==> flow/design.v <==
 module ADDER_TREE#(parameter DATA_IN_WIDTH = 8,DATA_OUT_WIDTH = 16)
							(clk,rst_n,ena,data_in1,data_in2,data_out,done,	pipe
							);
 input clk,rst_n,ena;
 input [DATA_IN_WIDTH - 1:0] data_in1,data_in2;
 output [DATA_OUT_WIDTH:0] data_out;
 output done;
 reg signed done;
 reg signed [DATA_OUT_WIDTH:0] data_out;
output [6:0] pipe;
reg signed [6:0] pipe;
wire data_in2_b0,data_in2_b1,data_in2_b2,data_in2_b3,data_in2_b4,data_in2_b5,data_in2_b6,data_in2_b7;
wire [DATA_IN_WIDTH - 1:0] M_wire0,M_wire1,M_wire2,M_wire3,M_wire4,M_wire5,M_wire6,M_wire7;
reg signed  [DATA_IN_WIDTH - 1:0] M_reg0,M_reg1,M_reg2,M_reg3,M_reg4,M_reg5,M_reg6,M_reg7;
reg signed  [DATA_IN_WIDTH:0] M_reg_ls1_0,M_reg_ls1_1,M_reg_ls1_2,M_reg_ls1_3,M_reg_ls1_4,M_reg_ls1_5,M_reg_ls1_6,M_reg_ls1_7;
reg signed  [DATA_IN_WIDTH + 1:0] Adder_reg1_0,Adder_reg1_1,Adder_reg1_2,Adder_reg1_3;
reg signed  [DATA_IN_WIDTH + 3:0] Adder_reg1_ls2_0,Adder_reg1_ls2_1,Adder_reg1_ls2_2,Adder_reg1_ls2_3,Adder_reg2_0,Adder_reg2_1;
reg signed  [DATA_IN_WIDTH + DATA_IN_WIDTH - 1:0] Adder_reg2_ls4_0,Adder_reg2_ls4_1;
reg signed  [DATA_IN_WIDTH + DATA_IN_WIDTH - 1:0] Adder_reg3_1;
assign data_in2_b0 = data_in2[0];
assign data_in2_b1 = data_in2[1];
assign data_in2_b2 = data_in2[2];
assign data_in2_b3 = data_in2[3];
assign data_in2_b4 = data_in2[4];
assign data_in2_b5 = data_in2[5];
assign data_in2_b6 = data_in2[6];
assign data_in2_b7 = data_in2[7];
assign M_wire0 = data_in2_b0 ? data_in1 : 0;
assign M_wire1 = data_in2_b1 ? data_in1 : 0;
assign M_wire2 = data_in2_b2 ? data_in1 : 0;
assign M_wire3 = data_in2_b3 ? data_in1 : 0;
assign M_wire4 = data_in2_b4 ? data_in1 : 0;
assign M_wire5 = data_in2_b5 ? data_in1 : 0;
assign M_wire6 = data_in2_b6 ? data_in1 : 0;
assign M_wire7 = data_in2_b7 ? data_in1 : 0;
always @(posedge clk or negedge rst_n)
  begin
    if(!rst_n)
	   begin
		   M_reg0 <= 0;
			M_reg1 <= 0;
			M_reg2 <= 0;
			M_reg3 <= 0;
			M_reg4 <= 0;
			M_reg5 <= 0;
			M_reg6 <= 0;
			M_reg7 <= 0;
			pipe[0] <= 0;
		end
	 else
	   begin
		  if(ena)
		    begin
			   M_reg0 <= M_wire0;
				M_reg1 <= M_wire1;
				M_reg2 <= M_wire2;
				M_reg3 <= M_wire3;
				M_reg4 <= M_wire4;
				M_reg5 <= M_wire5;
				M_reg6 <= M_wire6;
				M_reg7 <= M_wire7;
				pipe[0] <= 1;
			 end
		end
  end
always @(posedge clk or negedge rst_n)
  begin
    if(!rst_n)
	   begin
		   M_reg_ls1_0 <= 0;
			M_reg_ls1_1 <= 0;
			M_reg_ls1_2 <= 0;
			M_reg_ls1_3 <= 0;
			M_reg_ls1_4 <= 0;
			M_reg_ls1_5 <= 0;
			M_reg_ls1_6 <= 0;
			M_reg_ls1_7 <= 0;
			pipe[1] <= 0;
		end
	 else
	   begin
		  if(pipe[0])
		    begin
			   M_reg_ls1_0 <= M_reg0;
				M_reg_ls1_1 <= {M_reg1[7:0],1'b0};
				M_reg_ls1_2 <= M_reg2;
				M_reg_ls1_3 <= {M_reg3[7:0],1'b0};
				M_reg_ls1_4 <= M_reg4;
				M_reg_ls1_5 <= {M_reg5[7:0],1'b0};
				M_reg_ls1_6 <= M_reg6;
				M_reg_ls1_7 <= {M_reg7[7:0],1'b0};
				pipe[1] <= 1;
			 end
		end
  end
always @(posedge clk or negedge rst_n)
  begin
    if(!rst_n)
	   begin
		   Adder_reg1_0 <= 0;
			Adder_reg1_1 <= 0;
			Adder_reg1_2 <= 0;
			Adder_reg1_3 <= 0;
			pipe[2] <= 0;
		end
	 else
	   begin
		  if(pipe[1])
		    begin
			   Adder_reg1_0 <= M_reg_ls1_0 + M_reg_ls1_1;
				Adder_reg1_1 <= M_reg_ls1_2 + M_reg_ls1_3;
				Adder_reg1_2 <= M_reg_ls1_4 + M_reg_ls1_5;
				Adder_reg1_3 <= M_reg_ls1_6 + M_reg_ls1_7;
				pipe[2] <= 1;
			 end
		end
  end
always @(posedge clk or negedge rst_n)
  begin
    if(!rst_n)
	   begin
		   Adder_reg1_ls2_0 <= 0;
			Adder_reg1_ls2_1 <= 0;
			Adder_reg1_ls2_2 <= 0;
			Adder_reg1_ls2_3 <= 0;
			pipe[3] <= 0;
		end
	 else
	   begin
		  if(pipe[2])
		    begin
			   Adder_reg1_ls2_0 <= Adder_reg1_0;
				Adder_reg1_ls2_1 <= {Adder_reg1_1[9:0],2'b0};
				Adder_reg1_ls2_2 <= Adder_reg1_2;
				Adder_reg1_ls2_3 <= {Adder_reg1_3[9:0],2'b0};
				pipe[3] <= 1;
			 end
		end
  end
 always @(posedge clk or negedge rst_n)
  begin
    if(!rst_n)
	   begin
		   Adder_reg2_0 <= 0;
			Adder_reg2_1 <= 0;
			pipe[4] <= 0;
		end
	 else
	   begin
		  if(pipe[3])
		    begin
			   Adder_reg2_0 <= Adder_reg1_ls2_0 + Adder_reg1_ls2_1;
				Adder_reg2_1 <= Adder_reg1_ls2_2 + Adder_reg1_ls2_3;
				pipe[4] <= 1;
			 end
		end
  end
  always @(posedge clk or negedge rst_n)
  begin
    if(!rst_n)
	   begin
		   Adder_reg2_ls4_0 <= 0;
		   Adder_reg2_ls4_1 <= 0;
			pipe[5] <= 0;
		end
	 else
	   begin
		  if(pipe[4])
		    begin
				Adder_reg2_ls4_0 <= Adder_reg2_0;
				Adder_reg2_ls4_1 <= {Adder_reg2_1[11:0],4'b0};
				pipe[5] <= 1;
			 end
		end
  end
 always @(posedge clk or negedge rst_n)
  begin
    if(!rst_n)
	   begin
		   Adder_reg3_1 <= 0;
			pipe[6] <= 0;
		end
	 else
	   begin
		  if(pipe[5])
		    begin
			   Adder_reg3_1 <= Adder_reg2_ls4_0 + Adder_reg2_ls4_1;
				pipe[6] <= 1;
			 end
		end
  end
always @(posedge clk or negedge rst_n)
  begin
    if(!rst_n)
	   begin
		  data_out <= 0;
		  done <= 0; 
		end
	 else
	   begin
		  if(pipe[6])
		    begin
			  data_out <= Adder_reg3_1;
			  done <= 1'b1;
			 end
		end
  end
 endmodule 
Hand-over note for ADDER_TREE

* From RTL to reports: ADDER_TREE
Module ADDER_TREE before and after one edit of its RTL, step after step.
Lines under "unedited" count in the file above, lines under "edited" in the edited file.
"difference" is "edited" less "unedited", of the values as shown; "rel. change" is that difference over "unedited", in percent.
Cell names lack the library's common part.
The mark n/a stands for no value.
- Design top :: ADDER_TREE
- Clock input :: clk
- Library :: sky130hd
- Library corner :: tt_025C_1v80

* Edit of the RTL
Unified diff, file above to edited file.
The edited RTL no longer does the same as the RTL above: the edit was made by script, with no optimisation intended.
#+begin_src diff
@@ -111,5 +111,5 @@
 				Adder_reg1_1 <= M_reg_ls1_2 + M_reg_ls1_3;
 				Adder_reg1_2 <= M_reg_ls1_4 + M_reg_ls1_5;
-				Adder_reg1_3 <= M_reg_ls1_6 + M_reg_ls1_7;
+				Adder_reg1_3 <= M_reg_ls1_6 | M_reg_ls1_7;
 				pipe[2] <= 1;
 			 end
#+end_src

* Word level
Yosys after proc, flatten, opt, wreduce and memory -nomap, before mapping. Enables and synchronous resets that opt folds into registers are not counted as muxes. Memory bits, and registers merged into a memory's read port (data or address), are not among the register bits. Print and check cells are not counted. Equal cells are merged and count once.
** Storage and ports
- register bits :: unedited 296, edited 296, difference 0, rel. change 0.00%
- bits of input ports :: unedited 19, edited 19, difference 0, rel. change 0.00%
- word-level cells :: unedited 53, edited 53, difference 0, rel. change 0.00%
** Cells by class
- add/subtract/negate cells :: unedited 7, edited 6, difference -1, rel. change -14.29%
- multiplexer cells :: unedited 8, edited 8, difference 0, rel. change 0.00%
- bitwise logic cells :: unedited 0, edited 1, difference +1
** Operators by type and width
- 8-bit by 9-bit adder with 10-bit output :: unedited 4, edited 3, difference -1, rel. change -25.00%
- 8-bit by 9-bit bitwise OR with 9-bit output :: unedited 0, edited 1, difference +1
Operator kinds equal on both sides are left out: 3.

* Logic depth
Depth = most cells in a row (Yosys ltp): at word level without a register or memory, in the mapped netlist without a sequential cell, where the memories' decode and read muxes count.
** Logic depth
- word-level depth :: unedited 1, edited 1, difference 0, rel. change 0.00%
- ABC_AREA :: unedited 0, edited 0
- depth in mapped cells :: unedited 8, edited 8, difference 0, rel. change 0.00%

* Synthesis result
Yosys stat after the flow's synthesis: flattened, memories mapped to cells. It holds for the ABC_AREA given above (unset counts as 0); a run with the other value may have another netlist.
** Cell types
- nor2_1 :: unedited 39, edited 50, difference +11, rel. change +28.21%
- mux2_2 :: unedited 187, edited 178, difference -9, rel. change -4.81%
- ha_1 :: unedited 61, edited 53, difference -8, rel. change -13.11%
- o21ai_0 :: unedited 99, edited 94, difference -5, rel. change -5.05%
- xnor2_1 :: unedited 24, edited 19, difference -5, rel. change -20.83%
- nand2_1 :: unedited 27, edited 23, difference -4, rel. change -14.81%
- inv_1 :: unedited 78, edited 75, difference -3, rel. change -3.85%
- a21oi_1 :: unedited 37, edited 40, difference +3, rel. change +8.11%
- a31oi_1 :: unedited 8, edited 5, difference -3, rel. change -37.50%
- dfrtp_1 :: unedited 296, edited 294, difference -2, rel. change -0.68%
- clkbuf_1 :: unedited 38, edited 40, difference +2, rel. change +5.26%
- a21o_1 :: unedited 16, edited 14, difference -2, rel. change -12.50%
- nor2b_1 :: unedited 13, edited 11, difference -2, rel. change -15.38%
- a211oi_1 :: unedited 10, edited 8, difference -2, rel. change -20.00%
- o31ai_1 :: unedited 8, edited 6, difference -2, rel. change -25.00%
- xor2_1 :: unedited 8, edited 6, difference -2, rel. change -25.00%
- nand2b_1 :: unedited 4, edited 2, difference -2, rel. change -50.00%
- o211ai_1 :: unedited 3, edited 1, difference -2, rel. change -66.67%
Cell types equal on both sides are left out: 17.
The list need not be complete.
** Synthesis totals
- cells in the netlist :: unedited 1124, edited 1090, difference -34, rel. change -3.02%
- synthesis area (µm²) :: unedited 13520.5, edited 13155.1, difference -365.4, rel. change -2.70%
- mapped flip-flops :: unedited 296, edited 294, difference -2, rel. change -0.68%
- buffer cells :: unedited 60, edited 62, difference +2, rel. change +3.33%

* Path before layout
OpenSTA on the mapped netlist: ideal clock, no wires. The path of least setup slack (recovery checks aside). Input and output delay are each 20% of the period. Register names are those of the netlist, which keeps one name where synthesis merged equal registers.
** Path post-synthesis
- path kind :: unedited flip-flop to flip-flop, edited flip-flop to flip-flop
- start :: unedited reg M_reg_ls1_2[1], edited reg M_reg_ls1_4[1]
- end :: unedited reg Adder_reg1_1[7], edited reg Adder_reg1_2[7]
- clock period (ns) :: unedited 4.0, edited 4.0, difference 0.0, rel. change 0.00%
- arrival time (ns) :: unedited 1.947, edited 1.966, difference +0.019, rel. change +0.98%
- data required time (ns) :: unedited 3.880, edited 3.880, difference 0.000, rel. change 0.00%
- path slack (ns) :: unedited 1.933, edited 1.914, difference -0.019
- path delay (ns) :: unedited 2.067, edited 2.086, difference +0.019, rel. change +0.92%
- stages :: unedited 8, edited 8, difference 0, rel. change 0.00%
- buffers on the path :: unedited 0, edited 0, difference 0
- period reached after synthesis (ns) :: unedited 2.067, edited 2.086, difference +0.019, rel. change +0.92%
"path delay" is the arrival time less input delay plus setup time.
"stages": output pins that drive a net of the path, with the launching flip-flop's if there is one; two outputs of one cell count as two.
"period reached after synthesis" = period - worst setup slack (recovery checks aside). The figure is calculated, with input and output delays left at 20% of the set period.
The rows between start and end are the longest chain of elaborated cells between them; the timing report does not say that the signal goes this way. Where chains are equally long, one stands for them.
Each line given opens the expression or statement behind the cell; cells for indexed reads and writes are added by Yosys, which also makes memories of some case tables.
On the way, post-synthesis, unedited:
- Cells stage by stage :: dfrtp_1 > ha_1 > fa_1 > a21oi_1 > o21ai_0 > o21ai_0 > or3b_1 > a31o_2
- Cells in the longest elaborated chain :: 1
** RTL lines, path post-synthesis, unedited
- start, declared :: line 15 : reg signed  [DATA_IN_WIDTH:0] M_reg_ls1_0,M_reg_ls1_1,M_reg_ls1_2,M_reg_ls1_3,M_reg_ls1_4,M_reg_ls1_5,M_reg_ls ...
- start, assigned :: line 72 : M_reg_ls1_2 <= 0;
- start, assigned :: line 86 : M_reg_ls1_2 <= M_reg2;
- 8-bit by 9-bit adder with 10-bit output :: line 111 : Adder_reg1_1 <= M_reg_ls1_2 + M_reg_ls1_3;
- end, assigned :: line 101 : Adder_reg1_1 <= 0;
- end, assigned :: line 111
- end, declared :: line 16 : reg signed  [DATA_IN_WIDTH + 1:0] Adder_reg1_0,Adder_reg1_1,Adder_reg1_2,Adder_reg1_3;
On the way, post-synthesis, edited:
- Cells stage by stage :: dfrtp_1 > ha_1 > fa_1 > a21oi_1 > o21ai_0 > o21ai_0 > or3b_1 > a31o_2
- Cells in the longest elaborated chain :: 1
** RTL lines, path post-synthesis, edited
- start, declared :: line 15 : reg signed  [DATA_IN_WIDTH:0] M_reg_ls1_0,M_reg_ls1_1,M_reg_ls1_2,M_reg_ls1_3,M_reg_ls1_4,M_reg_ls1_5,M_reg_ls ...
- start, assigned :: line 74 : M_reg_ls1_4 <= 0;
- start, assigned :: line 88 : M_reg_ls1_4 <= M_reg4;
- 8-bit by 9-bit adder with 10-bit output :: line 112 : Adder_reg1_2 <= M_reg_ls1_4 + M_reg_ls1_5;
- end, assigned :: line 102 : Adder_reg1_2 <= 0;
- end, assigned :: line 112
- end, declared :: line 16 : reg signed  [DATA_IN_WIDTH + 1:0] Adder_reg1_0,Adder_reg1_1,Adder_reg1_2,Adder_reg1_3;

* Path in the finished layout
From the final timing report of the runs of pair 1: the path of least setup slack in the routed layout; clock arrival at registers is part of the times.
** Path post-layout
- path kind :: unedited flip-flop to output port, edited flip-flop to output port
- start :: unedited reg pipe[4], edited reg pipe[2]
- end :: unedited out pipe[4], edited out pipe[2]
- clock period (ns) :: unedited 4.0, edited 4.0, difference 0.0, rel. change 0.00%
- output delay (ns) :: unedited 0.80, edited 0.80, difference 0.00, rel. change 0.00%
- arrival time (ns) :: unedited 2.22, edited 2.28, difference +0.06, rel. change +2.70%
- data required time (ns) :: unedited 3.20, edited 3.20, difference 0.00, rel. change 0.00%
- path slack (ns) :: unedited 0.98, edited 0.92, difference -0.06
- stages :: unedited 2, edited 2, difference 0, rel. change 0.00%
- buffers on the path :: unedited 1, edited 1, difference 0, rel. change 0.00%
On the way, post-layout, unedited:
- Cells stage by stage :: dfrtp_1 > clkdlybuf4s50_1
- Cells in the longest elaborated chain :: 0
** RTL lines, path post-layout, unedited
- start, declared :: line 10 : output [6:0] pipe;
- start, assigned :: line 146 : pipe[4] <= 0;
- start, assigned :: line 154 : pipe[4] <= 1;
- end, declared :: line 10
On the way, post-layout, edited:
- Cells stage by stage :: dfrtp_2 > clkdlybuf4s50_1
- Cells in the longest elaborated chain :: 0
** RTL lines, path post-layout, edited
- start, declared :: line 10 : output [6:0] pipe;
- start, assigned :: line 104 : pipe[2] <= 0;
- start, assigned :: line 114 : pipe[2] <= 1;
- end, declared :: line 10

* Layout results
Both versions went through the flow (Yosys, OpenROAD) with the same settings in each pair. Constraints: input delay and output delay 20% of the set period each, output load 0.01 pF.
Flow settings, pair 1:
- CORE_UTILIZATION :: 40
- period_ns :: 4.0
- CAP_MARGIN :: 20
- CORE_MARGIN :: 2
- SLEW_MARGIN :: 20
** Measured results, pair 1
- area of the synthesized netlist (µm²) :: unedited 13520.5, edited 13155.1, difference -365.4, rel. change -2.70%
- full die area (µm²) :: unedited 35287.6, edited 34354.6, difference -933.0, rel. change -2.64%
- utilization in the final report (%) :: unedited 46.3, edited 46.1, difference -0.2
- worst setup slack after layout (ns) :: unedited 0.976, edited 0.917, difference -0.059
- sum of negative setup slack (ns) :: unedited 0.000, edited 0.000, difference 0.000
- total power after layout (mW) :: unedited 9.364, edited 8.870, difference -0.494, rel. change -5.28%
Flow settings, pair 2:
- CAP_MARGIN :: 10
- CELL_PAD_IN_SITES_GLOBAL_PLACEMENT :: 1
- CORE_UTILIZATION :: 55
- GPL_ROUTABILITY_DRIVEN :: 1
- GPL_TIMING_DRIVEN :: 1
- PLACE_DENSITY :: 0.9
- SETUP_SLACK_MARGIN :: 0.79
- period_ns :: 5.44
- CORE_MARGIN :: 2
- SLEW_MARGIN :: 20
** Measured results, pair 2
- area of the synthesized netlist (µm²) :: unedited 13520.5, edited 13155.1, difference -365.4, rel. change -2.70%
- full die area (µm²) :: unedited 25853.4, edited 25171.4, difference -682.0, rel. change -2.64%
- utilization in the final report (%) :: unedited 62.7, edited 62.9, difference +0.2
- worst setup slack after layout (ns) :: unedited 2.042, edited 2.110, difference +0.068
- sum of negative setup slack (ns) :: unedited 0.000, edited 0.000, difference 0.000
- worst hold slack after layout (ns) :: unedited 0.468, edited 0.462, difference -0.006
- total power after layout (mW) :: unedited 6.713, edited 6.529, difference -0.184, rel. change -2.74%
By "total power after layout" is meant OpenSTA's value without simulated activity: inputs other than the clock are taken to toggle once in ten clock periods, and the tool carries that through the logic.

End of note.
